==> flow/design.v <==
module alu_unit(
    input wire [3:0] alu_operand1,  
    input wire [3:0] alu_operand2,  
    input wire [2:0] alu_op,        
    output reg [3:0] alu_result,    
    output reg zero_flag,           
    output reg negative_flag,       
    output reg carry_flag,          
    output reg overflow_flag        
);
    always @(*) begin
        alu_result = 4'h0;
        zero_flag = 1'b0;
        negative_flag = 1'b0;
        carry_flag = 1'b0;
        overflow_flag = 1'b0;
        case (alu_op)
            3'b000: begin  
                alu_result = alu_operand1 + alu_operand2;
                carry_flag = (alu_operand1 + alu_operand2) > 4'b1111;  
                overflow_flag = ((!alu_operand1[3] && !alu_operand2[3] && alu_result[3]) || (alu_operand1[3] && alu_operand2[3] && !alu_result[3]));  
            end
            3'b001: begin  
                alu_result = alu_operand1 - alu_operand2;
                carry_flag = (alu_operand1 >= alu_operand2);  
                overflow_flag = ((alu_operand1[3] && !alu_operand2[3] && !alu_result[3]) || (!alu_operand1[3] && alu_operand2[3] && alu_result[3]));  
            end
            3'b010: begin  
                alu_result = alu_operand1 & alu_operand2;
            end
            3'b011: begin  
                alu_result = alu_operand1 | alu_operand2;
            end
            3'b100: begin  
                alu_result = alu_operand1 ^ alu_operand2;
            end
            3'b101: begin  
                alu_result = ($signed(alu_operand1) < $signed(alu_operand2)) ? 4'h1 : 4'h0;
            end
            default: begin
                alu_result = 4'h0;  
            end
        endcase
        if (alu_result == 4'h0)
            zero_flag = 1'b1;
        if (alu_result[3] == 1'b1)  
            negative_flag = 1'b1;
    end
endmodule
module archon_hazard_override_unit (
    input wire                 clk,  
    input wire                 rst_n,  
    input wire [7:0]           internal_entropy_score_val,  
    input wire [15:0]          chaos_score_val,             
    input wire                 anomaly_detected_val,        
    input wire [7:0]           branch_miss_rate_tracker,    
    input wire [7:0]           cache_miss_rate_tracker,     
    input wire [7:0]           exec_pressure_tracker,       
    input wire [1:0]           ml_predicted_action,  
    input wire [20:0]          scaled_flush_threshold,      
    input wire [20:0]          scaled_stall_threshold,      
    output reg                override_flush_sig,          
    output reg                override_stall_sig,          
    output reg [1:0]          hazard_detected_level        
);
    reg [3:0] W_entropy;  
    reg [3:0] W_chaos;  
    reg [3:0] W_branch;  
    reg [3:0] W_cache;  
    reg [3:0] W_exec;  
    wire [11:0] weighted_entropy_score;    
    wire [19:0] weighted_chaos_score;      
    wire [11:0] weighted_branch_miss_score;  
    wire [11:0] weighted_cache_miss_score;   
    wire [11:0] weighted_exec_pressure_score;  
    wire [20:0] total_combined_hazard_score;  
    always @(*) begin
        case (ml_predicted_action)
            2'b00: begin  
                W_entropy = 4'd8;    
                W_chaos   = 4'd7;
                W_branch  = 4'd5;    
                W_cache   = 4'd6;
                W_exec    = 4'd4;    
            end
            2'b01: begin  
                W_entropy = 4'd10;  
                W_chaos   = 4'd9;
                W_branch  = 4'd7;    
                W_cache   = 4'd8;
                W_exec    = 4'd3;    
            end
            2'b10: begin  
                W_entropy = 4'd12;  
                W_chaos   = 4'd11;
                W_branch  = 4'd9;    
                W_cache   = 4'd10;
                W_exec    = 4'd2;    
            end
            2'b11: begin  
                W_entropy = 4'd15;  
                W_chaos   = 4'd15;  
                W_branch  = 4'd13;  
                W_cache    = 4'd14;  
                W_exec    = 4'd1;    
            end
            default: begin  
                W_entropy = 4'd8; W_chaos = 4'd7; W_branch = 4'd5; W_cache = 4'd6; W_exec = 4'd4;
            end
        endcase
    end
    assign weighted_entropy_score   = internal_entropy_score_val * W_entropy;
    assign weighted_chaos_score     = chaos_score_val * W_chaos;
    assign weighted_branch_miss_score = branch_miss_rate_tracker * W_branch;
    assign weighted_cache_miss_score    = cache_miss_rate_tracker * W_cache;  
    assign weighted_exec_pressure_score = exec_pressure_tracker * W_exec;
    assign total_combined_hazard_score =
        weighted_entropy_score +
        weighted_chaos_score +
        weighted_branch_miss_score +
        weighted_cache_miss_score +
        weighted_exec_pressure_score;
    always @(*) begin
        override_flush_sig = 1'b0;  
        override_stall_sig = 1'b0;  
        hazard_detected_level = 2'b00;  
        if (anomaly_detected_val) begin
            override_flush_sig = 1'b1;
            hazard_detected_level = 2'b11;  
        end else begin
            if (total_combined_hazard_score > scaled_flush_threshold) begin
                override_flush_sig = 1'b1;
                hazard_detected_level = 2'b10;  
            end else if (total_combined_hazard_score > scaled_stall_threshold) begin
                override_stall_sig = 1'b1;
                hazard_detected_level = 2'b01;  
            end else begin
                override_flush_sig = 1'b0;
                override_stall_sig = 1'b0;
                hazard_detected_level = 2'b00;  
            end
        end
    end
endmodule
module branch_target_buffer(
    input wire clk,
    input wire reset,
    input wire [3:0] pc_in,              
    input wire [3:0] branch_resolved_pc,  
    input wire branch_resolved_pc_valid,  
    input wire [3:0] branch_resolved_target_pc,  
    input wire branch_resolved_taken,  
    output wire [3:0] predicted_next_pc,  
    output wire predicted_taken          
);
    reg [4:0] btb_table [0:15];  
    integer i;  
    assign predicted_next_pc = btb_table[pc_in][3:0];
    assign predicted_taken = btb_table[pc_in][4];
    always @(posedge clk or posedge reset) begin
        if (reset) begin
            for (i = 0; i < 16; i = i + 1) begin  
                btb_table[i] <= 5'b0_0000;
            end
        end else begin
            if (branch_resolved_pc_valid) begin
                btb_table[branch_resolved_pc] <= {branch_resolved_taken, branch_resolved_target_pc};
            end
        end
    end
endmodule
module chaos_detector(
    input wire clk,
    input wire reset,
    input wire branch_mispredicted,  
    input wire [3:0] mem_access_addr,  
    input wire [3:0] data_mem_read_data,  
    output reg [15:0] chaos_score_out  
);
    always @(posedge clk or posedge reset) begin
        if (reset) begin
            chaos_score_out <= 16'h0000;
        end else begin
            if (branch_mispredicted) begin
                chaos_score_out <= chaos_score_out + 16'h0100;  
            end
            if (mem_access_addr == 4'hF && data_mem_read_data == 4'h5) begin  
                chaos_score_out <= chaos_score_out + 16'h0050;
            end
            if (chaos_score_out > 16'h0000) begin
                chaos_score_out <= chaos_score_out - 16'h0001;
            end
        end
    end
endmodule
module data_mem(
    input wire clk,              
    input wire reset,            
    input wire mem_write_enable,  
    input wire mem_read_enable,   
    input wire [3:0] addr,        
    input wire [3:0] write_data,  
    output reg [3:0] read_data    
);
    reg [3:0] dmem [0:15];  
    integer i;  
    always @(posedge clk or posedge reset) begin
        if (reset) begin
            for (i = 0; i < 16; i = i + 1) begin
                dmem[i] <= 4'h0;
            end
        end else if (mem_write_enable) begin
            dmem[addr] <= write_data;
        end
    end
    always @(posedge clk or posedge reset) begin
        if (reset) begin
            read_data <= 4'h0;
        end else if (mem_read_enable) begin
            read_data <= dmem[addr];
        end
    end
endmodule
module entropy_trigger_decoder(
    input wire [7:0] entropy_in,     
    output reg [1:0] signal_class    
);
    parameter THRESHOLD_LOW_TO_MID = 8'd85;      
    parameter THRESHOLD_MID_TO_CRITICAL = 8'd170;  
    always @(*) begin
        if (entropy_in <= THRESHOLD_LOW_TO_MID) begin
            signal_class = 2'b00;  
        end else if (entropy_in <= THRESHOLD_MID_TO_CRITICAL) begin
            signal_class = 2'b01;  
        end else begin
            signal_class = 2'b10;  
        end
    end
endmodule
module fsm_entropy_overlay (
    input wire clk,
    input wire rst_n,  
    input wire [1:0] ml_predicted_action,     
    input wire [7:0] internal_entropy_score,  
    input wire internal_hazard_flag,          
    input wire [1:0] classified_entropy_level,  
    input wire [2:0] instr_type,              
    input wire analog_lock_override,          
    input wire analog_flush_override,         
    input wire quantum_override_signal,       
    input wire shock_detected_in,             
    input wire [1:0] mission_profile_in,        
    input wire override_authentication_valid_in,  
    input wire [7:0] entropy_threshold_fsm_in,  
    output reg [1:0] fsm_state,               
    output reg [7:0] entropy_log_out,         
    output reg [2:0] instr_type_log_out       
);
    localparam STATE_NORMAL    = 2'b00;  
    localparam STATE_STALL     = 2'b01;  
    localparam STATE_FLUSH     = 2'b10;  
    localparam STATE_LOCK      = 2'b11;  
    localparam ML_OK    = 2'b00;  
    localparam ML_STALL = 2'b01;  
    localparam ML_FLUSH = 2'b10;  
    localparam ML_LOCK  = 2'b11;  
    localparam ENTROPY_LOW      = 2'b00;  
    localparam ENTROPY_MID      = 2'b01;  
    localparam ENTROPY_CRITICAL = 2'b10;  
    localparam INSTR_TYPE_ALU    = 3'b000;  
    localparam INSTR_TYPE_LOAD   = 3'b001;  
    localparam INSTR_TYPE_STORE  = 3'b010;  
    localparam INSTR_TYPE_BRANCH = 3'b011;  
    localparam INSTR_TYPE_JUMP   = 3'b100;  
    localparam INSTR_TYPE_OTHER  = 3'b111;  
    localparam MISSION_NORMAL     = 2'b00;
    localparam MISSION_HIGH_THREAT= 2'b01;
    localparam MISSION_DIAGNOSTIC = 2'b10;
    reg [1:0] current_state, next_state;
    always @(posedge clk or negedge rst_n) begin
        if (!rst_n) begin
            current_state <= STATE_NORMAL;
            entropy_log_out <= 8'h00;
            instr_type_log_out <= INSTR_TYPE_OTHER;
        end else begin
            current_state <= next_state;
            entropy_log_out <= internal_entropy_score;
            instr_type_log_out <= instr_type;
        end
    end
    always @(*) begin
        next_state = current_state;
        if (quantum_override_signal) begin
            next_state = STATE_LOCK;
        end
        else if (override_authentication_valid_in && analog_lock_override) begin
            next_state = STATE_LOCK;
        end
        else if (override_authentication_valid_in && analog_flush_override) begin
            next_state = STATE_FLUSH;
        end
        else if (shock_detected_in) begin
            if (current_state == STATE_STALL || current_state == STATE_FLUSH) begin
                next_state = STATE_LOCK;
            end else begin  
                next_state = STATE_FLUSH;
            end
        end
        else begin
            case (current_state)
                STATE_NORMAL: begin
                    case (ml_predicted_action)
                        ML_STALL: next_state = STATE_STALL;
                        ML_FLUSH: next_state = STATE_FLUSH;
                        ML_LOCK:  next_state = STATE_LOCK;
                        default: begin  
                            if (internal_hazard_flag) begin
                                next_state = STATE_STALL;  
                            end
                            else if (classified_entropy_level == ENTROPY_CRITICAL) begin
                                if (mission_profile_in == MISSION_HIGH_THREAT) begin
                                    next_state = STATE_LOCK;  
                                end else begin
                                    next_state = STATE_FLUSH;
                                end
                            end
                            else if (internal_entropy_score > entropy_threshold_fsm_in) begin  
                                if (mission_profile_in == MISSION_HIGH_THREAT) begin
                                    next_state = STATE_FLUSH;  
                                end else begin
                                    next_state = STATE_STALL;  
                                end
                            end
                            else if (classified_entropy_level == ENTROPY_MID) begin
                                case (instr_type)
                                    INSTR_TYPE_BRANCH, INSTR_TYPE_JUMP: next_state = STATE_STALL;
                                    INSTR_TYPE_LOAD, INSTR_TYPE_STORE: begin
                                        if (mission_profile_in == MISSION_HIGH_THREAT) begin
                                            next_state = STATE_FLUSH;  
                                        end else begin
                                            next_state = STATE_STALL;
                                        end
                                    end
                                    default: next_state = STATE_NORMAL;  
                                endcase
                            end
                        end
                    endcase
                end
                STATE_STALL: begin
                    case (ml_predicted_action)
                        ML_FLUSH: next_state = STATE_FLUSH;
                        ML_LOCK:  next_state = STATE_LOCK;
                        default: begin  
                            if (ml_predicted_action == ML_OK &&
                                !internal_hazard_flag &&
                                classified_entropy_level == ENTROPY_LOW &&
                                internal_entropy_score <= entropy_threshold_fsm_in) begin
                                next_state = STATE_NORMAL;  
                            end
                        end
                    endcase
                end
                STATE_FLUSH: begin
                    case (ml_predicted_action)
                        ML_LOCK: next_state = STATE_LOCK;
                        default: begin  
                            if (ml_predicted_action == ML_OK &&
                                !internal_hazard_flag &&
                                classified_entropy_level == ENTROPY_LOW &&
                                internal_entropy_score <= entropy_threshold_fsm_in) begin
                                next_state = STATE_NORMAL;  
                            end
                            else if (ml_predicted_action == ML_STALL) begin
                                next_state = STATE_STALL;
                            end
                        end
                    endcase
                end
                STATE_LOCK: begin
                    if (!quantum_override_signal &&
                        !(override_authentication_valid_in && analog_lock_override) &&  
                        !shock_detected_in &&  
                        ml_predicted_action != ML_LOCK &&  
                        !internal_hazard_flag &&  
                        classified_entropy_level != ENTROPY_CRITICAL &&  
                        internal_entropy_score <= entropy_threshold_fsm_in) begin  
                        next_state = STATE_NORMAL;  
                    end else begin
                        next_state = STATE_LOCK;  
                    end
                end
                default:
                    next_state = STATE_NORMAL;  
            endcase
        end
    end
    always @(*) begin  
        fsm_state = current_state;
    end
endmodule
module instruction_ram(
    input wire clk,              
    input wire reset,            
    input wire [3:0] pc_in,      
    output wire [15:0] instr_opcode  
);
    reg [15:0] rom_data;
    always @(*) begin
        case (pc_in)
            4'd0: rom_data = 16'h1234;
            4'd1: rom_data = 16'h2452;
            4'd2: rom_data = 16'h3678;
            4'd3: rom_data = 16'h4891;
            4'd4: rom_data = 16'h5ABA;
            4'd5: rom_data = 16'h6CDE;
            4'd6: rom_data = 16'h7F01;
            4'd7: rom_data = 16'h8002;
            4'd8: rom_data = 16'h9123;
            default: rom_data = 16'h0000;
        endcase
    end
    assign instr_opcode = rom_data;
endmodule
module pattern_detector(
    input clk,
    input reset,
    input wire zero_flag_current,
    input wire negative_flag_current,
    input wire carry_flag_current,
    input wire overflow_flag_current,
    output wire anomaly_detected_out  
);
    parameter HISTORY_DEPTH = 3;  
    reg [HISTORY_DEPTH-1:0] zero_flag_history;
    reg [HISTORY_DEPTH-1:0] negative_flag_history;
    reg [HISTORY_DEPTH-1:0] carry_flag_history;
    reg [HISTORY_DEPTH-1:0] overflow_flag_history;
    always @(posedge clk or posedge reset) begin
        if (reset) begin
            zero_flag_history <= 'b0;
            negative_flag_history <= 'b0;
            carry_flag_history <= 'b0;
            overflow_flag_history <= 'b0;
        end else begin
            zero_flag_history <= {zero_flag_history[HISTORY_DEPTH-2:0], zero_flag_current};
            negative_flag_history <= {negative_flag_history[HISTORY_DEPTH-2:0], negative_flag_current};
            carry_flag_history <= {carry_flag_history[HISTORY_DEPTH-2:0], carry_flag_current};
            overflow_flag_history <= {overflow_flag_history[HISTORY_DEPTH-2:0], overflow_flag_current};
        end
    end
    wire pattern1_match;
    wire pattern2_match;
    assign pattern1_match = (!zero_flag_history[2]) && (negative_flag_history[1]) && (carry_flag_history[0]);
    assign pattern2_match = (carry_flag_history[2]) && (!overflow_flag_history[1]) && (!zero_flag_history[0]);
    assign anomaly_detected_out = pattern1_match || pattern2_match;
endmodule
module quantum_entropy_detector(
    input wire clk,
    input wire reset,
    input wire [3:0] instr_opcode,  
    input wire [3:0] alu_result,    
    input wire zero_flag,           
    output reg [7:0] entropy_score_out  
);
    always @(posedge clk or posedge reset) begin
        if (reset) begin
            entropy_score_out <= 8'h00;
        end else begin
            if (instr_opcode != 4'h9) begin  
                if (alu_result == 4'h0 && !zero_flag) begin  
                    entropy_score_out <= entropy_score_out + 8'h10;  
                end else if (entropy_score_out < 8'hFF) begin  
                    entropy_score_out <= entropy_score_out + 8'h01;
                end
            end else begin
                if (entropy_score_out > 8'h00)
                    entropy_score_out <= entropy_score_out - 8'h01;
            end
        end
    end
endmodule
module register_file(
    input wire clk,              
    input wire reset,            
    input wire regfile_write_enable,  
    input wire [2:0] write_addr,  
    input wire [3:0] write_data,  
    input wire [2:0] read_addr1,  
    input wire [2:0] read_addr2,  
    output wire [3:0] read_data1,  
    output wire [3:0] read_data2   
);
    reg [3:0] registers [0:7];
    integer i;  
    always @(posedge clk or posedge reset) begin
        if (reset) begin
            for (i = 0; i < 8; i = i + 1) begin  
                registers[i] <= 4'h0;
            end
        end else if (regfile_write_enable) begin
            if (write_addr != 3'b000) begin
                registers[write_addr] <= write_data;
            end
        end
    end
    assign read_data1 = (read_addr1 == 3'b000) ? 4'h0 : registers[read_addr1];  
    assign read_data2 = (read_addr2 == 3'b000) ? 4'h0 : registers[read_addr2];  
endmodule
module entropy_shock_filter (
    input wire clk,
    input wire reset,  
    input wire [7:0] analog_entropy_in,  
    output reg shock_detected
);
reg [7:0] prev_sample;  
reg [7:0] delta;        
parameter [7:0] THRESHOLD = 8'd20;  
always @(posedge clk or posedge reset) begin
    if (reset) begin
        prev_sample <= 8'd0;
        delta <= 8'd0;
        shock_detected <= 1'b0;
    end else begin
        if (analog_entropy_in > prev_sample) begin
            delta <= analog_entropy_in - prev_sample;
        end else begin
            delta <= prev_sample - analog_entropy_in;
        end
        prev_sample <= analog_entropy_in;
        if (delta > THRESHOLD) begin
            shock_detected <= 1'b1;
        end else begin
            shock_detected <= 1'b0;
        end
    end
end
endmodule
module trigger_authorizer (
    input wire clk,                   
    input wire rst_n,                 
    input wire [7:0] entropy_score,   
    input wire analog_spike_detected, 
    input wire ml_risk_flag,          
    input wire manual_lock,           
    output wire enable_fire            
);
    localparam [2:0]  
        IDLE            = 3'b000,  
        CHECK           = 3'b001,  
        READY_TO_FIRE   = 3'b010,  
        LOCKED          = 3'b011,  
        FORCED_ABORT    = 3'b100;  
    reg [2:0] current_state;  
    reg [2:0] next_state;     
    localparam ENTROPY_FIRE_THRESHOLD = 8'd100;  
    reg enable_fire_pulse_reg;
    always @(posedge clk or negedge rst_n) begin
        if (!rst_n) begin
            current_state <= IDLE;
            enable_fire_pulse_reg <= 1'b0;
        end else begin
            current_state <= next_state;
            if (next_state == READY_TO_FIRE && current_state != READY_TO_FIRE) begin
                enable_fire_pulse_reg <= 1'b1;  
            end else begin
                enable_fire_pulse_reg <= 1'b0;  
            end
        end
    end
    always @(*) begin
        next_state = current_state;
        if (manual_lock) begin
            next_state = LOCKED;  
        end
        else if (analog_spike_detected || ml_risk_flag || (entropy_score >= ENTROPY_FIRE_THRESHOLD)) begin
            next_state = FORCED_ABORT;  
        end
        else begin
            case (current_state)
                IDLE: begin
                    next_state = CHECK;
                end
                CHECK: begin
                    if (!analog_spike_detected && !ml_risk_flag && (entropy_score < ENTROPY_FIRE_THRESHOLD) && !manual_lock) begin
                        next_state = READY_TO_FIRE;  
                    end else begin
                        next_state = IDLE;
                    end
                end
                READY_TO_FIRE: begin
                    next_state = IDLE;
                end
                LOCKED: begin
                    next_state = LOCKED;  
                end
                FORCED_ABORT: begin
                    next_state = FORCED_ABORT;  
                end
                default: begin
                    next_state = IDLE;
                end
            endcase
        end
    end
    assign enable_fire = enable_fire_pulse_reg;
endmodule
module pipeline_cpu(
    input wire clk,
    input wire reset,  
    input wire [15:0] external_entropy_in,  
    input wire [7:0] analog_entropy_raw_in,  
    input wire [1:0] ml_predicted_action,  
    input wire ml_risk_flag_in,          
    input wire manual_lock_in,           
    input wire internal_hazard_flag_for_fsm,  
    input wire analog_lock_override_in,   
    input wire analog_flush_override_in,  
    input wire quantum_override_signal_in,  
    input wire [1:0] mission_profile_in,         
    input wire override_authentication_valid_in,  
    input wire [7:0] entropy_threshold_fsm_in,   
    output wire [3:0] debug_pc,          
    output wire [15:0] debug_instr,       
    output wire debug_stall,             
    output wire debug_flush,             
    output wire debug_lock,              
    output wire [7:0] debug_fsm_entropy_log,  
    output wire [2:0] debug_fsm_instr_type_log,  
    output wire debug_hazard_flag,       
    output wire [1:0] debug_fsm_state,   
    output wire debug_shock_detected,    
    output wire [1:0] debug_classified_entropy,  
    output wire enable_fire_pulse_out     
);
    wire rst_n = ~reset;
    reg [3:0] pc_reg;
    wire [15:0] if_instr;
    wire [3:0] if_pc_plus_1;
    reg [3:0] next_pc;
    reg [3:0] if_id_pc_plus_1_reg;
    reg [15:0] if_id_instr_reg;
    wire [3:0] id_pc_plus_1;
    wire [15:0] id_instr;
    wire [3:0] id_operand1;
    wire [3:0] id_operand2;
    wire [2:0] id_rs1_addr;
    wire [2:0] id_rs2_addr;
    wire [2:0] id_rd_addr;
    reg [2:0] id_alu_op;
    wire [3:0] id_immediate;
    wire id_reg_write_enable;
    wire id_mem_read_enable;
    wire id_mem_write_enable;
    wire id_is_branch_inst;
    wire id_is_jump_inst;
    wire [3:0] id_branch_target;
    reg [2:0] instr_type_to_fsm_comb;
    reg [2:0] instr_type_to_fsm_reg;     
    wire [3:0] ex_opcode_from_ex_stage;  
    reg [3:0] id_ex_pc_plus_1_reg;
    reg [3:0] id_ex_operand1_reg;
    reg [3:0] id_ex_operand2_reg;
    reg [2:0] id_ex_rd_addr_reg;
    reg [2:0] id_ex_alu_op_reg;
    reg id_ex_reg_write_enable_reg;
    reg id_ex_mem_read_enable_reg;
    reg id_ex_mem_write_enable_reg;
    reg id_ex_is_branch_inst_reg;
    reg id_ex_is_jump_inst_reg;
    reg [3:0] id_ex_branch_target_reg;
    reg [15:0] id_ex_instr_reg;
    reg [3:0] id_ex_branch_pc_reg;
    wire [3:0] ex_alu_operand1;
    wire [3:0] ex_alu_operand2;
    wire [3:0] ex_alu_result;
    wire ex_zero_flag;
    wire ex_negative_flag;
    wire ex_carry_flag;
    wire ex_overflow_flag;
    wire [2:0] ex_rd_addr;
    wire ex_reg_write_enable;
    wire ex_mem_read_enable;
    wire ex_mem_write_enable;
    wire ex_is_branch_inst;
    wire ex_is_jump_inst;
    wire [3:0] ex_branch_target;
    wire [3:0] ex_branch_pc;
    reg [3:0] ex_mem_alu_result_reg;
    reg [3:0] ex_mem_mem_write_data_reg;
    reg [2:0] ex_mem_rd_addr_reg;
    reg ex_mem_reg_write_enable_reg;
    reg ex_mem_mem_read_enable_reg;
    reg ex_mem_mem_write_enable_reg;
    reg ex_mem_zero_flag_reg;
    reg ex_mem_is_branch_inst_reg;
    reg ex_mem_is_jump_inst_reg;
    reg [3:0] ex_mem_pc_plus_1_reg;
    reg [3:0] ex_mem_branch_target_reg;
    reg [3:0] ex_mem_branch_pc_reg;
    wire [3:0] mem_read_data;
    wire [3:0] mem_alu_result;
    wire [2:0] mem_rd_addr;
    wire mem_reg_write_enable;
    wire mem_mem_read_enable;
    wire mem_mem_write_enable;
    wire [3:0] mem_mem_addr;
    wire branch_actual_taken;
    wire branch_mispredicted_local;
    reg branch_mispredicted;
    wire [3:0] branch_resolved_pc;
    wire [3:0] branch_resolved_target_pc;
    reg [3:0] mem_wb_write_data_reg;
    reg [2:0] mem_wb_rd_addr_reg;
    reg mem_wb_reg_write_enable_reg;
    wire [3:0] wb_write_data;
    wire [2:0] wb_rd_addr;
    wire wb_reg_write_enable;
    wire pipeline_stall;
    wire pipeline_flush;
    reg [7:0] exec_pressure_counter;
    reg [7:0] cache_miss_rate_dummy;  
    wire aho_override_flush_req;
    wire aho_override_stall_req;
    wire [1:0] aho_hazard_level;
    wire new_fsm_internal_hazard_flag;
    wire [1:0] new_fsm_control_signal;
    wire [7:0] new_fsm_entropy_log;
    wire [2:0] new_fsm_instr_type_log;
    wire shock_detected_internal;  
    localparam AHO_SCALED_FLUSH_THRESH = 21'd1000000;  
    localparam AHO_SCALED_STALL_THRESH = 21'd500000;   
    wire [1:0] classified_entropy_level_wire;  
    wire [7:0] debug_branch_miss_rate;
    reg [7:0] branch_miss_rate_counter;
    wire pd_anomaly_detected_out;
    wire pd_reset;  
    wire trigger_enable_fire_internal;
    instruction_ram i_imem (
        .clk(clk),
        .reset(reset),
        .pc_in(pc_reg),
        .instr_opcode(if_instr)
    );
    register_file i_regfile (
        .clk(clk),
        .reset(reset),
        .regfile_write_enable(wb_reg_write_enable),
        .write_addr(wb_rd_addr),
        .write_data(wb_write_data),
        .read_addr1(id_rs1_addr),
        .read_addr2(id_rs2_addr),
        .read_data1(id_operand1),
        .read_data2(id_operand2)
    );
    alu_unit i_alu (
        .alu_operand1(ex_alu_operand1),
        .alu_operand2(ex_alu_operand2),
        .alu_op(id_ex_alu_op_reg),
        .alu_result(ex_alu_result),
        .zero_flag(ex_zero_flag),
        .negative_flag(ex_negative_flag),
        .carry_flag(ex_carry_flag),
        .overflow_flag(ex_overflow_flag)
    );
    data_mem i_dmem (
        .clk(clk),
        .reset(reset),
        .mem_write_enable(mem_mem_write_enable),
        .mem_read_enable(mem_mem_read_enable),
        .addr(mem_mem_addr),
        .write_data(ex_mem_mem_write_data_reg),
        .read_data(mem_read_data)
    );
    wire [3:0] if_btb_predicted_next_pc;
    wire if_btb_predicted_taken;
    branch_target_buffer i_btb (
        .clk(clk),
        .reset(reset),
        .pc_in(pc_reg),
        .branch_resolved_pc(branch_resolved_pc),
        .branch_resolved_pc_valid(ex_mem_is_branch_inst_reg || ex_mem_is_jump_inst_reg),
        .branch_resolved_target_pc(branch_resolved_target_pc),
        .branch_resolved_taken(branch_actual_taken),
        .predicted_next_pc(if_btb_predicted_next_pc),
        .predicted_taken(if_btb_predicted_taken)
    );
    wire [3:0] qed_instr_opcode_input;
    assign qed_instr_opcode_input = id_ex_instr_reg[15:12];
    wire qed_reset = reset;
    wire [7:0] qed_entropy_score_out;  
    quantum_entropy_detector i_qed (
        .clk(clk),
        .reset(qed_reset),
        .instr_opcode(qed_instr_opcode_input),
        .alu_result(ex_alu_result),
        .zero_flag(ex_zero_flag),
        .entropy_score_out(qed_entropy_score_out)
    );
    wire cd_reset = reset;
    wire [15:0] cd_chaos_score_out;
    chaos_detector i_chaos_detector (
        .clk(clk),
        .reset(cd_reset),
        .branch_mispredicted(branch_mispredicted),
        .mem_access_addr(mem_mem_addr),
        .data_mem_read_data(mem_read_data),
        .chaos_score_out(cd_chaos_score_out)
    );
    assign pd_reset = reset;  
    pattern_detector i_pattern_detector (
        .clk(clk),
        .reset(pd_reset),
        .zero_flag_current(ex_zero_flag),
        .negative_flag_current(ex_negative_flag),
        .carry_flag_current(ex_carry_flag),
        .overflow_flag_current(ex_overflow_flag),
        .anomaly_detected_out(pd_anomaly_detected_out)
    );
    entropy_shock_filter u_entropy_shock_filter (
        .clk(clk),
        .reset(reset),
        .analog_entropy_in(analog_entropy_raw_in),
        .shock_detected(shock_detected_internal)  
    );
    always @(posedge clk or posedge reset) begin
        if (reset) begin
            branch_miss_rate_counter <= 8'h0;
        end else begin
            if (~pipeline_stall && ~pipeline_flush) begin
                if (branch_mispredicted) begin
                    if (branch_miss_rate_counter < 8'hFF) begin
                        branch_miss_rate_counter <= branch_miss_rate_counter + 8'h1;
                    end
                end else begin  
                    if (branch_miss_rate_counter > 8'h0) begin
                        branch_miss_rate_counter <= branch_miss_rate_counter - 8'h1;
                    end
                end  
            end
        end
    end
    assign debug_branch_miss_rate = branch_miss_rate_counter;
    archon_hazard_override_unit i_aho (
        .clk(clk),
        .rst_n(rst_n),
        .internal_entropy_score_val(qed_entropy_score_out),
        .chaos_score_val(cd_chaos_score_out),
        .anomaly_detected_val(pd_anomaly_detected_out),
        .branch_miss_rate_tracker(debug_branch_miss_rate),
        .cache_miss_rate_tracker(cache_miss_rate_dummy),
        .exec_pressure_tracker(exec_pressure_counter),
        .ml_predicted_action(ml_predicted_action),  
        .scaled_flush_threshold(AHO_SCALED_FLUSH_THRESH),
        .scaled_stall_threshold(AHO_SCALED_STALL_THRESH),
        .override_flush_sig(aho_override_flush_req),
        .override_stall_sig(aho_override_stall_req),
        .hazard_detected_level(aho_hazard_level)
    );
    entropy_trigger_decoder i_entropy_decoder (
        .entropy_in(analog_entropy_raw_in),  
        .signal_class(classified_entropy_level_wire)
    );
    assign ex_opcode_from_ex_stage = id_ex_instr_reg[15:12];
    always @(*) begin
        case (ex_opcode_from_ex_stage)
            4'h1, 4'h2, 4'h3, 4'h6: instr_type_to_fsm_comb = 3'b000;  
            4'h4:                   instr_type_to_fsm_comb = 3'b001;  
            4'h5:                   instr_type_to_fsm_comb = 3'b010;  
            4'h7:                   instr_type_to_fsm_comb = 3'b011;  
            4'h8:                   instr_type_to_fsm_comb = 3'b100;  
            default:                instr_type_to_fsm_comb = 3'b111;  
        endcase
    end
    always @(posedge clk or posedge reset) begin
        if (reset) begin
            instr_type_to_fsm_reg <= 3'b111;  
        end else begin
            if (~pipeline_stall && ~pipeline_flush) begin
                instr_type_to_fsm_reg <= instr_type_to_fsm_comb;
            end
        end
    end
    assign new_fsm_internal_hazard_flag = aho_override_flush_req || aho_override_stall_req || internal_hazard_flag_for_fsm;
    fsm_entropy_overlay i_entropy_fsm (
        .clk(clk),
        .rst_n(rst_n),
        .ml_predicted_action(ml_predicted_action),  
        .internal_entropy_score(qed_entropy_score_out),
        .internal_hazard_flag(new_fsm_internal_hazard_flag),
        .classified_entropy_level(classified_entropy_level_wire),
        .instr_type(instr_type_to_fsm_reg),
        .analog_lock_override(analog_lock_override_in),
        .analog_flush_override(analog_flush_override_in),
        .quantum_override_signal(quantum_override_signal_in),
        .shock_detected_in(shock_detected_internal),  
        .mission_profile_in(mission_profile_in),
        .override_authentication_valid_in(override_authentication_valid_in),
        .entropy_threshold_fsm_in(entropy_threshold_fsm_in),
        .fsm_state(new_fsm_control_signal),
        .entropy_log_out(new_fsm_entropy_log),
        .instr_type_log_out(new_fsm_instr_type_log)
    );
    trigger_authorizer i_trigger_authorizer (
        .clk(clk),
        .rst_n(rst_n),
        .entropy_score(qed_entropy_score_out),  
        .analog_spike_detected(shock_detected_internal),  
        .ml_risk_flag(ml_risk_flag_in),          
        .manual_lock(manual_lock_in),            
        .enable_fire(trigger_enable_fire_internal)  
    );
    assign enable_fire_pulse_out = trigger_enable_fire_internal;
    wire entropy_ctrl_stall;
    wire entropy_ctrl_flush;
    assign entropy_ctrl_stall = 1'b0;
    assign entropy_ctrl_flush = 1'b0;
    assign pipeline_flush = (new_fsm_control_signal == 2'b10) ||  
                            (new_fsm_control_signal == 2'b11) ||  
                            entropy_ctrl_flush;                    
    assign pipeline_stall = (new_fsm_control_signal == 2'b01) ||  
                            (new_fsm_control_signal == 2'b11) ||  
                            entropy_ctrl_stall;                    
    always @(posedge clk or posedge reset) begin
        if (reset) begin
            exec_pressure_counter <= 8'h0;
            cache_miss_rate_dummy <= 8'h0;
        end else begin
            if (pipeline_flush) begin
                exec_pressure_counter <= 8'h0;
                cache_miss_rate_dummy <= 8'h0;
            end else if (~pipeline_stall) begin
                if (id_ex_instr_reg[15:12] != 4'h9) begin  
                    if (exec_pressure_counter < 8'hFF) begin
                        exec_pressure_counter <= exec_pressure_counter + 8'h1;
                    end
                end else begin  
                    if (exec_pressure_counter > 8'h0) begin
                        exec_pressure_counter <= exec_pressure_counter - 8'h1;
                    end
                end  
                if (cache_miss_rate_dummy < 8'hFF && (exec_pressure_counter % 5 == 0)) begin
                    cache_miss_rate_dummy <= cache_miss_rate_dummy + 8'h1;
                end else if (cache_miss_rate_dummy > 8'h0 && (exec_pressure_counter % 7 == 0)) begin
                    cache_miss_rate_dummy <= cache_miss_rate_dummy - 8'h1;
                end
            end
        end
    end
    assign if_pc_plus_1 = pc_reg + 4'b0001;
    always @(posedge clk or posedge reset) begin
        if (reset) begin
            pc_reg <= 4'h0;
        end else begin
            if (pipeline_flush) begin
                pc_reg <= 4'h0;
            end else if (pipeline_stall) begin
                pc_reg <= pc_reg;
            end else begin  
                pc_reg <= next_pc;
            end  
        end
    end
    always @(*) begin
        next_pc = if_pc_plus_1;
        if (ex_mem_is_jump_inst_reg) begin
            next_pc = ex_mem_branch_target_reg;
        end else if (ex_mem_is_branch_inst_reg) begin
            if (branch_actual_taken) begin
                next_pc = ex_mem_branch_target_reg;
            end else begin  
                next_pc = ex_mem_pc_plus_1_reg;
            end  
        end else if (if_btb_predicted_taken) begin
            next_pc = if_btb_predicted_next_pc;
        end
    end
    always @(posedge clk or posedge reset) begin
        if (reset) begin
            if_id_pc_plus_1_reg <= 4'h0;
            if_id_instr_reg <= 16'h0000;
        end else begin
            if (~pipeline_flush && ~pipeline_stall) begin
                if_id_pc_plus_1_reg <= if_pc_plus_1;
                if_id_instr_reg <= if_instr;
            end
        end
    end
    assign id_pc_plus_1 = if_id_pc_plus_1_reg;
    assign id_instr = if_id_instr_reg;
    wire [3:0] id_opcode = id_instr[15:12];
    assign id_rd_addr = id_instr[11:9];
    assign id_rs1_addr = id_instr[8:6];
    assign id_rs2_addr = id_instr[5:3];
    assign id_immediate = {1'b0, id_instr[2:0]};
    assign id_reg_write_enable = (id_opcode == 4'h1 || id_opcode == 4'h2 || id_opcode == 4'h3 ||
                                  id_opcode == 4'h4 || id_opcode == 4'h6 || id_opcode == 4'h0);
    assign id_mem_read_enable  = (id_opcode == 4'h4);
    assign id_mem_write_enable = (id_opcode == 4'h5);
    assign id_is_branch_inst   = (id_opcode == 4'h7);
    assign id_is_jump_inst     = (id_opcode == 4'h8);
    assign id_branch_target     = id_instr[3:0];
    always @(*) begin
        case (id_opcode)
            4'h1: id_alu_op = 3'b000;  
            4'h2: id_alu_op = 3'b000;  
            4'h3: id_alu_op = 3'b001;  
            4'h4: id_alu_op = 3'b000;  
            4'h5: id_alu_op = 3'b000;  
            4'h6: id_alu_op = 3'b100;  
            4'h7: id_alu_op = 3'b001;  
            default: id_alu_op = 3'b000;  
        endcase
    end
    wire ex_mem_writes_to_rs1_id = ex_mem_reg_write_enable_reg && (ex_mem_rd_addr_reg == id_rs1_addr);
    wire ex_mem_writes_to_rs2_id = ex_mem_reg_write_enable_reg && (ex_mem_rd_addr_reg == id_rs2_addr);
    wire mem_wb_writes_to_rs1_id = mem_wb_reg_write_enable_reg && (mem_wb_rd_addr_reg == id_rs1_addr);
    wire mem_wb_writes_to_rs2_id = mem_wb_reg_write_enable_reg && (mem_wb_rd_addr_reg == id_rs2_addr);
    wire [3:0] forward_operand1 = (ex_mem_writes_to_rs1_id && (id_rs1_addr != 3'b000)) ? ex_mem_alu_result_reg :
                                  (mem_wb_writes_to_rs1_id && (id_rs1_addr != 3'b000)) ? mem_wb_write_data_reg :
                                  id_operand1;
    wire [3:0] forward_operand2 = (ex_mem_writes_to_rs2_id && (id_rs2_addr != 3'b000)) ? ex_mem_alu_result_reg :
                                  (mem_wb_writes_to_rs2_id && (id_rs2_addr != 3'b000)) ? mem_wb_write_data_reg :
                                  id_operand2;
    always @(posedge clk or posedge reset) begin
        if (reset) begin
            id_ex_pc_plus_1_reg <= 4'h0;
            id_ex_operand1_reg <= 4'h0;
            id_ex_operand2_reg <= 4'h0;
            id_ex_rd_addr_reg <= 3'h0;
            id_ex_alu_op_reg <= 3'h0;
            id_ex_reg_write_enable_reg <= 1'b0;
            id_ex_mem_read_enable_reg <= 1'b0;
            id_ex_mem_write_enable_reg <= 1'b0;
            id_ex_is_branch_inst_reg <= 1'b0;
            id_ex_is_jump_inst_reg <= 1'b0;
            id_ex_branch_target_reg <= 4'h0;
            id_ex_instr_reg <= 16'h0000;
            id_ex_branch_pc_reg <= 4'h0;
        end else begin
            if (~pipeline_flush && ~pipeline_stall) begin
                id_ex_pc_plus_1_reg <= id_pc_plus_1;
                id_ex_operand1_reg <= forward_operand1;
                id_ex_operand2_reg <= (id_opcode == 4'h2 || id_opcode == 4'h4 || id_opcode == 4'h5) ? id_immediate : forward_operand2;
                id_ex_rd_addr_reg <= id_rd_addr;
                id_ex_alu_op_reg <= id_alu_op;
                id_ex_reg_write_enable_reg <= id_reg_write_enable;
                id_ex_mem_read_enable_reg <= id_mem_read_enable;
                id_ex_mem_write_enable_reg <= id_mem_write_enable;
                id_ex_is_branch_inst_reg <= id_is_branch_inst;
                id_ex_is_jump_inst_reg <= id_is_jump_inst;
                id_ex_branch_target_reg <= id_branch_target;
                id_ex_instr_reg <= id_instr;
                id_ex_branch_pc_reg <= id_pc_plus_1 - 4'h1;
            end
        end
    end
    assign ex_alu_operand1 = id_ex_operand1_reg;
    assign ex_alu_operand2 = id_ex_operand2_reg;
    assign ex_rd_addr = id_ex_rd_addr_reg;
    assign ex_reg_write_enable = id_ex_reg_write_enable_reg;
    assign ex_mem_read_enable = id_ex_mem_read_enable_reg;
    assign ex_mem_write_enable = id_ex_mem_write_enable_reg;
    assign ex_is_branch_inst = id_ex_is_branch_inst_reg;
    assign ex_is_jump_inst = id_ex_is_jump_inst_reg;
    assign ex_branch_target = id_ex_branch_target_reg;
    assign ex_branch_pc = id_ex_branch_pc_reg;
    wire [3:0] actual_branch_target_calc;
    assign actual_branch_target_calc = ex_branch_pc + ex_branch_target;
    always @(posedge clk or posedge reset) begin
        if (reset) begin
            ex_mem_alu_result_reg       <= 4'h0;
            ex_mem_mem_write_data_reg   <= 4'h0;
            ex_mem_rd_addr_reg          <= 3'h0;
            ex_mem_reg_write_enable_reg <= 1'b0;
            ex_mem_mem_read_enable_reg  <= 1'b0;
            ex_mem_mem_write_enable_reg <= 1'b0;
            ex_mem_zero_flag_reg        <= 1'b0;
            ex_mem_is_branch_inst_reg   <= 1'b0;
            ex_mem_is_jump_inst_reg     <= 1'b0;
            ex_mem_pc_plus_1_reg        <= 4'h0;
            ex_mem_branch_target_reg    <= 4'h0;
            ex_mem_branch_pc_reg        <= 4'h0;
        end else begin
            if (~pipeline_flush && ~pipeline_stall) begin
                ex_mem_alu_result_reg       <= ex_alu_result;
                ex_mem_mem_write_data_reg   <= ex_alu_operand2;
                ex_mem_rd_addr_reg          <= ex_rd_addr;
                ex_mem_reg_write_enable_reg <= ex_reg_write_enable;
                ex_mem_mem_read_enable_reg  <= ex_mem_read_enable;
                ex_mem_mem_write_enable_reg <= ex_mem_write_enable;
                ex_mem_zero_flag_reg        <= ex_zero_flag;
                ex_mem_is_branch_inst_reg   <= ex_is_branch_inst;
                ex_mem_is_jump_inst_reg     <= ex_is_jump_inst;
                ex_mem_pc_plus_1_reg        <= id_ex_pc_plus_1_reg;
                ex_mem_branch_target_reg    <= actual_branch_target_calc;
                ex_mem_branch_pc_reg        <= ex_branch_pc;
            end
        end
    end
    assign mem_alu_result = ex_mem_alu_result_reg;
    assign mem_rd_addr = ex_mem_rd_addr_reg;
    assign mem_reg_write_enable = ex_mem_reg_write_enable_reg;
    assign mem_mem_read_enable = ex_mem_mem_read_enable_reg;
    assign mem_mem_write_enable = ex_mem_mem_write_enable_reg;
    assign mem_mem_addr = ex_mem_alu_result_reg;
    assign branch_actual_taken = ex_mem_is_branch_inst_reg && ex_mem_zero_flag_reg;
    assign branch_resolved_pc = ex_mem_branch_pc_reg;
    assign branch_resolved_target_pc = ex_mem_branch_target_reg;
    assign branch_mispredicted_local =
        (ex_mem_is_branch_inst_reg || ex_mem_is_jump_inst_reg) ?
            (ex_mem_is_branch_inst_reg ?
                ((if_btb_predicted_taken != branch_actual_taken) ||
                 (branch_actual_taken && (if_btb_predicted_next_pc != branch_resolved_target_pc))) :
                (ex_mem_is_jump_inst_reg && (if_btb_predicted_next_pc != branch_resolved_target_pc))) : 1'b0;
    always @(posedge clk or posedge reset) begin
        if (reset) begin
            branch_mispredicted <= 1'b0;
        end else begin
            if (~pipeline_stall && ~pipeline_flush) begin
                branch_mispredicted <= branch_mispredicted_local;
            end
        end
    end
    always @(posedge clk or posedge reset) begin
        if (reset) begin
            mem_wb_write_data_reg <= 4'h0;
            mem_wb_rd_addr_reg <= 3'h0;
            mem_wb_reg_write_enable_reg <= 1'b0;
        end else begin
            if (~pipeline_flush && ~pipeline_stall) begin
                if (mem_mem_read_enable) begin
                    mem_wb_write_data_reg <= mem_read_data;
                end else begin  
                    mem_wb_write_data_reg <= mem_alu_result;
                end  
                mem_wb_rd_addr_reg <= mem_rd_addr;
                mem_wb_reg_write_enable_reg <= mem_reg_write_enable;
            end
        end
    end
    assign wb_write_data = mem_wb_write_data_reg;
    assign wb_rd_addr = mem_wb_rd_addr_reg;
    assign wb_reg_write_enable = mem_wb_reg_write_enable_reg;
    assign debug_pc = pc_reg;
    assign debug_instr = if_instr;
    assign debug_stall = pipeline_stall;
    assign debug_flush = pipeline_flush;
    assign debug_lock = (new_fsm_control_signal == 2'b11);
    assign debug_fsm_entropy_log = new_fsm_entropy_log;
    assign debug_fsm_instr_type_log = new_fsm_instr_type_log;
    assign debug_hazard_flag = new_fsm_internal_hazard_flag;
    assign debug_fsm_state = new_fsm_control_signal;
    assign debug_shock_detected = shock_detected_internal;
    assign debug_classified_entropy = classified_entropy_level_wire;
endmodule
module archon_top (
    input wire clk,
    input wire reset,  
    input wire [15:0] external_entropy_in,  
    input wire [7:0] analog_entropy_raw,    
    input wire [1:0] ml_predicted_action,  
    input wire ml_risk_flag_top,           
    input wire manual_lock_top,            
    input wire analog_lock_override,
    input wire analog_flush_override,
    input wire quantum_override_signal,  
    input wire [1:0] mission_profile,          
    input wire override_authentication_valid,  
    input wire [7:0] entropy_threshold_fsm,    
    output wire [3:0] cpu_debug_pc,
    output wire [15:0] cpu_debug_instr,
    output wire cpu_debug_stall,
    output wire cpu_debug_flush,
    output wire cpu_debug_lock,
    output wire [7:0] cpu_debug_fsm_entropy_log,
    output wire [2:0] cpu_debug_fsm_instr_type_log,
    output wire cpu_debug_hazard_flag,
    output wire [1:0] cpu_debug_fsm_state,
    output wire cpu_debug_shock_detected,
    output wire [1:0] cpu_debug_classified_entropy,
    output wire system_enable_fire_pulse  
);
    wire archon_top_internal_hazard_to_cpu = 1'b0;  
    pipeline_cpu u_pipeline_cpu (
        .clk(clk),
        .reset(reset),
        .external_entropy_in(external_entropy_in),
        .analog_entropy_raw_in(analog_entropy_raw),
        .ml_predicted_action(ml_predicted_action),  
        .ml_risk_flag_in(ml_risk_flag_top),
        .manual_lock_in(manual_lock_top),
        .internal_hazard_flag_for_fsm(archon_top_internal_hazard_to_cpu),
        .analog_lock_override_in(analog_lock_override),
        .analog_flush_override_in(analog_flush_override),
        .quantum_override_signal_in(quantum_override_signal),
        .mission_profile_in(mission_profile),
        .override_authentication_valid_in(override_authentication_valid),
        .entropy_threshold_fsm_in(entropy_threshold_fsm),
        .debug_pc(cpu_debug_pc),
        .debug_instr(cpu_debug_instr),
        .debug_stall(cpu_debug_stall),
        .debug_flush(cpu_debug_flush),
        .debug_lock(cpu_debug_lock),
        .debug_fsm_entropy_log(cpu_debug_fsm_entropy_log),
        .debug_fsm_instr_type_log(cpu_debug_fsm_instr_type_log),
        .debug_hazard_flag(cpu_debug_hazard_flag),
        .debug_fsm_state(cpu_debug_fsm_state),
        .debug_shock_detected(cpu_debug_shock_detected),
        .debug_classified_entropy(cpu_debug_classified_entropy),
        .enable_fire_pulse_out(system_enable_fire_pulse)
    );
endmodule
# From RTL to reports: archon_top
# The steps from the RTL of archon_top to its reports follow in flow order.
# Lines are those of the file above, counted from 1.
# Operators carry their Yosys type and port widths (W data, S select, Z words).
# Library cell names are shortened.
# The mark -- stands for no value.
[inputs] top_module="archon_top" clock_port="clk" lib="sky130hd" pvt_corner="tt_025C_1v80"

# Elaborated design
# Yosys after proc, flatten, opt, wreduce and memory -nomap, before mapping. Print and check cells are not counted. Equal cells are merged and count once.
# Yosys's memory passes give these memory sizes; they may raise the number of words (mostly to a power of two), join words into wider ones and drop unused or constant bits.
[classes] addsub=23 n_mul=5 n_div=2 cmp=22 equal=114 shifts=0 muxes=85 n_logic=5 n_reduce_logical=144
[ops] cell="$mod A8 B3 Y32 const B" n=2
[ops] cell="$mul A8 B4 Y12" n=4
[ops] cell="$mux W8" n=17
[ops] cell="$eq A4 B4 Y1 const B" n=25
[ops] cell="$mul A16 B4 Y20" n=1
[ops] cell="$pmux W5 S16" n=1
[ops] cell="$pmux W4 S4" n=5
[ops] cell="$reduce_and A2 Y1" n=34
[ops] cell="$eq A4 B3 Y1 const B" n=17
[ops] cell="$logic_not A32 Y1" n=2
[ops] cell="$pmux W4 S16" n=1
[ops] cell="$add A21 B12 Y21" n=3
[ops] cell="$mux W4" n=14
[ops] cell="$pmux W4 S7" n=2
[ops] cell="$eq A3 B3 Y1 const B" n=16
[ops] cell="$mux W16" n=3
[ops] cell="$logic_and A1 B1 Y1" n=43
[ops] cell="$eq A3 B2 Y1 const B" n=12
[ops] cell="$mux W2" n=17
[ops] cell="$eq A4 B2 Y1 const B" n=8
[ops] cell="$add A8 B1 Y8 const B" n=4
[ops] cell="$sub A8 B1 Y8 const B" n=4
[ops] cell="$gt A8 B1 Y1 const B" n=4
[ops] cell="$lt A8 B8 Y1 const B" n=4
[ops] cell="$reduce_and A3 Y1" n=10
[ops] cell="$pmux W4 S6" n=1
[ops] cell="$add A12 B20 Y21" n=1
[ops] cell="$gt A21 B19 Y1 const B" n=1
# Not listed: further kinds 55, cells in them 144.
[word_totals] reg_bits=377 latch_bits=0 ramBits=0 romBits=304 clocked_rd_ports_x_width=3 mem_count=2 in_bits=44 output_inout_bits=41
[memory_table] name="(no name shown)" size=16 word_bits=16 read_ports=1 wr=0 line_no=410 text="case (pc_in)"
[memory_table] name="(no name shown)" size=16 word_bits=3 read_ports=1 wr=0 line_no=866 text="case (ex_opcode_from_ex_stage)"

# Logic depth
# Depth = most cells in a row (Yosys ltp): at word level without a register or memory, in the mapped netlist without a sequential cell, where the memories' decode and read muxes count.
[logic_depth] ltp_word=23 ABC_AREA=0 ltp_mapped=35

# Synthesis result
# The flow's flattened synthesis, as Yosys stat reports it; memories are mapped. The netlist is that of the ABC_AREA named above (0 if unset); the other value can give another one.
[synth_totals] mapped_cells=2799 yosys_area_um2=27679.0 seqArea_um2=9168.8 ff_cells=366
[types] cell_type="dfrtp_1" n=358 type_area_um2=8.96E+03
[types] cell_type="fa_1" n=145 type_area_um2=2.9E+03
[types] cell_type="ha_1" n=204 type_area_um2=2.55E+03
[types] cell_type="mux2_2" n=225 type_area_um2=2533.68
[types] cell_type="inv_1" n=282 type_area_um2=1.06E+03
[types] cell_type="o21ai_0" n=137 type_area_um2=685.658
[types] cell_type="a21oi_1" n=130 type_area_um2=650.624
[types] cell_type="nor2_1" n=173 type_area_um2=649.373
[types] cell_type="nand2_1" n=165 type_area_um2=619.344
[types] cell_type="xnor2_1" n=58 type_area_um2=507.987
[types] cell_type="mux2i_1" n=45 type_area_um2=450.432
[types] cell_type="nand2b_1" n=69 type_area_um2=431.664
[types] cell_type="clkbuf_1" n=102 type_area_um2=382.867
[types] cell_type="and2_1" n=54 type_area_um2=337.824
[types] cell_type="nor2b_1" n=51 type_area_um2=319.056
[types] cell_type="a21o_1" n=35 type_area_um2=262.752
[types] cell_type="nand3_1" n=50 type_area_um2=250.24
[types] cell_type="dfstp_2" n=8 type_area_um2=210.202
# Not listed: further types 80, cells in them 508.
# By module: a second synthesis without flattening, with its own total; a netlist apart from the flattened one above.
[unflattened] hier_cells=3187 area_unflattened_um2=30434.2
# Rows give one instance, submodules left out.
[modules] mod="pipeline_cpu" instances=1 cells=1021 area_um2=8516.9 mod_seq_area_um2=3081.7
[modules] mod="archon_hazard_override_unit" instances=1 cells=866 area_um2=7578.5 mod_seq_area_um2=0.0
[modules] mod="(no name shown)" instances=1 cells=329 area_um2=3993.8 mod_seq_area_um2=2001.9
[modules] mod="data_mem" instances=1 cells=255 area_um2=3231.8 mod_seq_area_um2=1701.6
[modules] mod="register_file" instances=1 cells=146 area_um2=1645.3 mod_seq_area_um2=700.7
[modules] mod="entropy_shock_filter" instances=1 cells=109 area_um2=1122.3 mod_seq_area_um2=425.4
[modules] mod="fsm_entropy_overlay" instances=1 cells=104 area_um2=1007.2 mod_seq_area_um2=329.1
[modules] mod="chaos_detector" instances=1 cells=91 area_um2=978.4 mod_seq_area_um2=400.4
[modules] mod="quantum_entropy_detector" instances=1 cells=81 area_um2=719.4 mod_seq_area_um2=200.2
[modules] mod="alu_unit" instances=1 cells=89 area_um2=674.4 mod_seq_area_um2=0.0
[modules] mod="instruction_ram" instances=1 cells=50 area_um2=351.6 mod_seq_area_um2=0.0
[modules] mod="pattern_detector" instances=1 cells=14 area_um2=270.3 mod_seq_area_um2=250.2
[modules] mod="trigger_authorizer" instances=1 cells=19 area_um2=264.0 mod_seq_area_um2=151.4
[modules] mod="entropy_trigger_decoder" instances=1 cells=12 area_um2=76.3 mod_seq_area_um2=0.0
[modules] mod="archon_top" instances=1 cells=1 area_um2=3.8 mod_seq_area_um2=0.0

# Worst setup path after synthesis
# Source: OpenSTA report_checks on the synthesized netlist (no wires, ideal clock, input and output delay 20% of the period each), path of least setup slack; recovery checks are left aside. Register names are those of the netlist, which keeps one name where synthesis merged equal registers.
[synth_timing] path_kind="input to output" startpoint="input port ml_predicted_action[0]" endpoint="output port cpu_debug_hazard_flag" tclk_ps=20000 arrival_ps=11586 t_required_ps=16000 setup_slack_ps=4414 delay_ps=7586 stages=26 synth_period_reached_ps=15586
# "delay_ps" is the arrival time less input delay plus setup time.
# A path that ends at an output port has no setup time.
# "stages" counts driving pins, that of a launching flip-flop among them; a cell with two outputs on the path counts twice.
# "synth_period_reached_ps" is the clock period less the worst setup slack; recovery checks do not enter. This is arithmetic on one report: input and output delays are still those of the set period (20% each).
# The rows between start and end are the longest chain of elaborated cells between them; the timing report does not say that the signal goes this way. Where chains are equally long, one stands for them.
# Each line given opens the expression or statement behind the cell; cells for indexed reads and writes are added by Yosys, which also makes memories of some case tables.
[synth_via] path_cell_list="clkbuf_1 > clkinv_1 > ha_1 > clkbuf_1 > or2_2 > clkbuf_1 > nand2_1 > fa_1 > fa_1 > fa_1 > inv_1 > fa_1 > fa_1 > fa_1 > inv_1 > fa_1 > inv_1 > ha_1 > a21o_1 > a211oi_2 > o21a_1 > xnor2_1 > or4_1 > o41a_1 > a41oi_2 > inv_1" elab_chain_cells=12 cone_cells=26 classes_between="add/sub: 4; mul: 5; compare: 2; eq/ne: 3; mux: 10; reduce/logical: 2"
[synth_rtl] element="start: declaration" line_no=1162 text="input wire [1:0] ml_predicted_action,"
[synth_rtl] element="$eq A2 B2 Y1" line_no=78 text="case (ml_predicted_action)"
[synth_rtl] element="$pmux W4 S4" line_no=78
[synth_rtl] element="$mul A8 B4 Y12" line_no=112
[synth_rtl] element="$add A12 B20 Y21" line_no=118
[synth_rtl] element="$add A21 B12 Y21 x3" line_no=118
[synth_rtl] element="$gt A21 B19 Y1" line_no=134
[synth_rtl] element="$mux W1" line_no=134
[synth_rtl] element="$mux W1" line_no=131
[synth_rtl] element="$mux W1" line_no=127 text="if (anomaly_detected_val) begin"
[synth_rtl] element="$logic_or A1 B1 Y1" line_no=884 text="assign new_fsm_internal_hazard_flag = aho_override_flush_req || aho_override_stall_req || internal_hazard_flag ..."
[synth_rtl] element="end: declaration" line_no=1178 text="output wire cpu_debug_hazard_flag,"

# Worst path after layout
# From the final timing report of job 1: the path of least setup slack in the routed layout; clock arrival at registers is part of the times.
# The path's times are printed in steps of 10 ps; the period is the one set.
[layout_timing] path_kind="input to output" startpoint="input port ml_predicted_action[0]" endpoint="output port cpu_debug_hazard_flag" tclk_ps=10200 arrival_ps=8820 t_required_ps=8160 setup_slack_ps=-660 stages=25
# The rows between start and end are the longest chain of elaborated cells between them; the timing report does not say that the signal goes this way. Where chains are equally long, one stands for them.
[layout_via] path_cell_list="buf_4 > buf_6 > ha_2 > buf_6 > and2_1 > fa_1 > inv_1 > fa_2 > fa_1 > inv_1 > fa_1 > fa_2 > fa_1 > fa_1 > ha_4 > or3_4 > buf_6 > a21o_1 > nand3_2 > mux2i_1 > or4_1 > o41a_1 > a41oi_2 > inv_1 > buf_2" elab_chain_cells=12 cone_cells=26 classes_between="add/sub: 4; mul: 5; compare: 2; eq/ne: 3; mux: 10; reduce/logical: 2"
[layout_rtl] element="start: declaration" line_no=1162 text="input wire [1:0] ml_predicted_action,"
[layout_rtl] element="$eq A2 B2 Y1" line_no=78 text="case (ml_predicted_action)"
[layout_rtl] element="$pmux W4 S4" line_no=78
[layout_rtl] element="$mul A8 B4 Y12" line_no=112
[layout_rtl] element="$add A12 B20 Y21" line_no=118
[layout_rtl] element="$add A21 B12 Y21 x3" line_no=118
[layout_rtl] element="$gt A21 B19 Y1" line_no=134
[layout_rtl] element="$mux W1" line_no=134
[layout_rtl] element="$mux W1" line_no=131
[layout_rtl] element="$mux W1" line_no=127 text="if (anomaly_detected_val) begin"
[layout_rtl] element="$logic_or A1 B1 Y1" line_no=884 text="assign new_fsm_internal_hazard_flag = aho_override_flush_req || aho_override_stall_req || internal_hazard_flag ..."
[layout_rtl] element="end: declaration" line_no=1178 text="output wire cpu_debug_hazard_flag,"

Hand-over note for archon_top

Stored flow runs of archon_top (3 of them; Yosys, OpenROAD, sky130hd). They differ in their settings and are not a sequence. Constraints: input delay and output delay 20% of the set period each, output load 0.01 pF.
"period_less_ws_ps" = clock period - worst setup slack. The figure is calculated, with input and output delays left at 20% of the set period.
"power.total_w": no workload was simulated; the value follows from the tool's default switching activity.

[flow] job 1: files
==> flow/run.sh <==
#!/bin/bash
# the make line also repeats the synthesis and layout settings of config.mk as NAME=value (left out here)
make -C /OpenROAD-flow-scripts/flow DESIGN_CONFIG=/design/flow/config.mk WORK_HOME=/design/flow/orfs CLKGATE_MAP_FILE= finish
==> flow/config.mk <==
export PLATFORM = sky130hd
export DESIGN_NAME = archon_top
export DESIGN_NICKNAME = archon_top
export VERILOG_FILES = /design/flow/design.v
export SDC_FILE = /design/flow/constraint.sdc
export NUM_CORES = 4
export LEC_CHECK = 0
export ABC_AREA = 0
export CAP_MARGIN = 15
export CORE_ASPECT_RATIO = 0.93
export CORE_MARGIN = 9
export CORE_UTILIZATION = 69
export GPL_ROUTABILITY_DRIVEN = 0
export MAX_ROUTING_LAYER = met5
export PLACE_DENSITY_LB_ADDON = 0.22
export SETUP_SLACK_MARGIN = 0.76
export SLEW_MARGIN = 0
export TNS_END_PERCENT = 95
==> flow/constraint.sdc <==
create_clock -name core_clock -period 10.2 [get_ports {clk}]
set_input_delay 2.0400 -clock core_clock [delete_from_list [all_inputs] [get_ports {clk}]]
set_output_delay 2.0400 -clock core_clock [all_outputs]
set_load 0.01 [all_outputs]

[flow] job 1: metrics
[metrics] synth_chip_area_um2 = 27679.0
[metrics] die_um2 = 47653.4
[metrics] finalCellArea_um2 = 30960.9
[metrics] fin_util_pct = 78.4
[metrics] timing.setup.ws_ps = -655
[metrics] fin_hold_ws_ps = 347
[metrics] power.total_w = 0.00443
[metrics] period_less_ws_ps = 10855

[flow] job 2: files
==> flow/run.sh <==
#!/bin/bash
# the make line also repeats the synthesis and layout settings of config.mk as NAME=value (left out here)
make -C /OpenROAD-flow-scripts/flow DESIGN_CONFIG=/design/flow/config.mk WORK_HOME=/design/flow/orfs CLKGATE_MAP_FILE= finish
==> flow/config.mk <==
export PLATFORM = sky130hd
export DESIGN_NAME = archon_top
export DESIGN_NICKNAME = archon_top
export VERILOG_FILES = /design/flow/design.v
export SDC_FILE = /design/flow/constraint.sdc
export NUM_CORES = 4
export LEC_CHECK = 0
export CAP_MARGIN = 20
export CELL_PAD_IN_SITES_DETAIL_PLACEMENT = 1
export CORE_MARGIN = 2
export CORE_UTILIZATION = 40
export GPL_TIMING_DRIVEN = 0
export SLEW_MARGIN = 20
==> flow/constraint.sdc <==
create_clock -name core_clock -period 20.0 [get_ports {clk}]
set_input_delay 4.0000 -clock core_clock [delete_from_list [all_inputs] [get_ports {clk}]]
set_output_delay 4.0000 -clock core_clock [all_outputs]
set_load 0.01 [all_outputs]

[flow] job 2: metrics
[metrics] synth_chip_area_um2 = 27679.0
[metrics] die_um2 = 71318.4
[metrics] finalCellArea_um2 = 31152.4
[metrics] fin_util_pct = 45.4
[metrics] timing.setup.ws_ps = 1805
[metrics] fin_hold_ws_ps = 347
[metrics] power.total_w = 0.002236
[metrics] period_less_ws_ps = 18195

[flow] job 3: files
==> flow/run.sh <==
#!/bin/bash
# the make line also repeats the synthesis and layout settings of config.mk as NAME=value (left out here)
make -C /OpenROAD-flow-scripts/flow DESIGN_CONFIG=/design/flow/config.mk WORK_HOME=/design/flow/orfs CLKGATE_MAP_FILE= finish
==> flow/config.mk <==
export PLATFORM = sky130hd
export DESIGN_NAME = archon_top
export DESIGN_NICKNAME = archon_top
export VERILOG_FILES = /design/flow/design.v
export SDC_FILE = /design/flow/constraint.sdc
export NUM_CORES = 4
export LEC_CHECK = 0
export CAP_MARGIN = 20
export CORE_MARGIN = 2
export CORE_UTILIZATION = 40
export SLEW_MARGIN = 20
==> flow/constraint.sdc <==
create_clock -name core_clock -period 20.0 [get_ports {clk}]
set_input_delay 4.0000 -clock core_clock [delete_from_list [all_inputs] [get_ports {clk}]]
set_output_delay 4.0000 -clock core_clock [all_outputs]
set_load 0.01 [all_outputs]

[flow] job 3: metrics
[metrics] synth_chip_area_um2 = 27679.0
[metrics] die_um2 = 71318.4
[metrics] finalCellArea_um2 = 30755.7
[metrics] fin_util_pct = 44.8
[metrics] timing.setup.ws_ps = 2355
[metrics] fin_hold_ws_ps = 346
[metrics] power.total_w = 0.002203
[metrics] period_less_ws_ps = 17645

End of note.
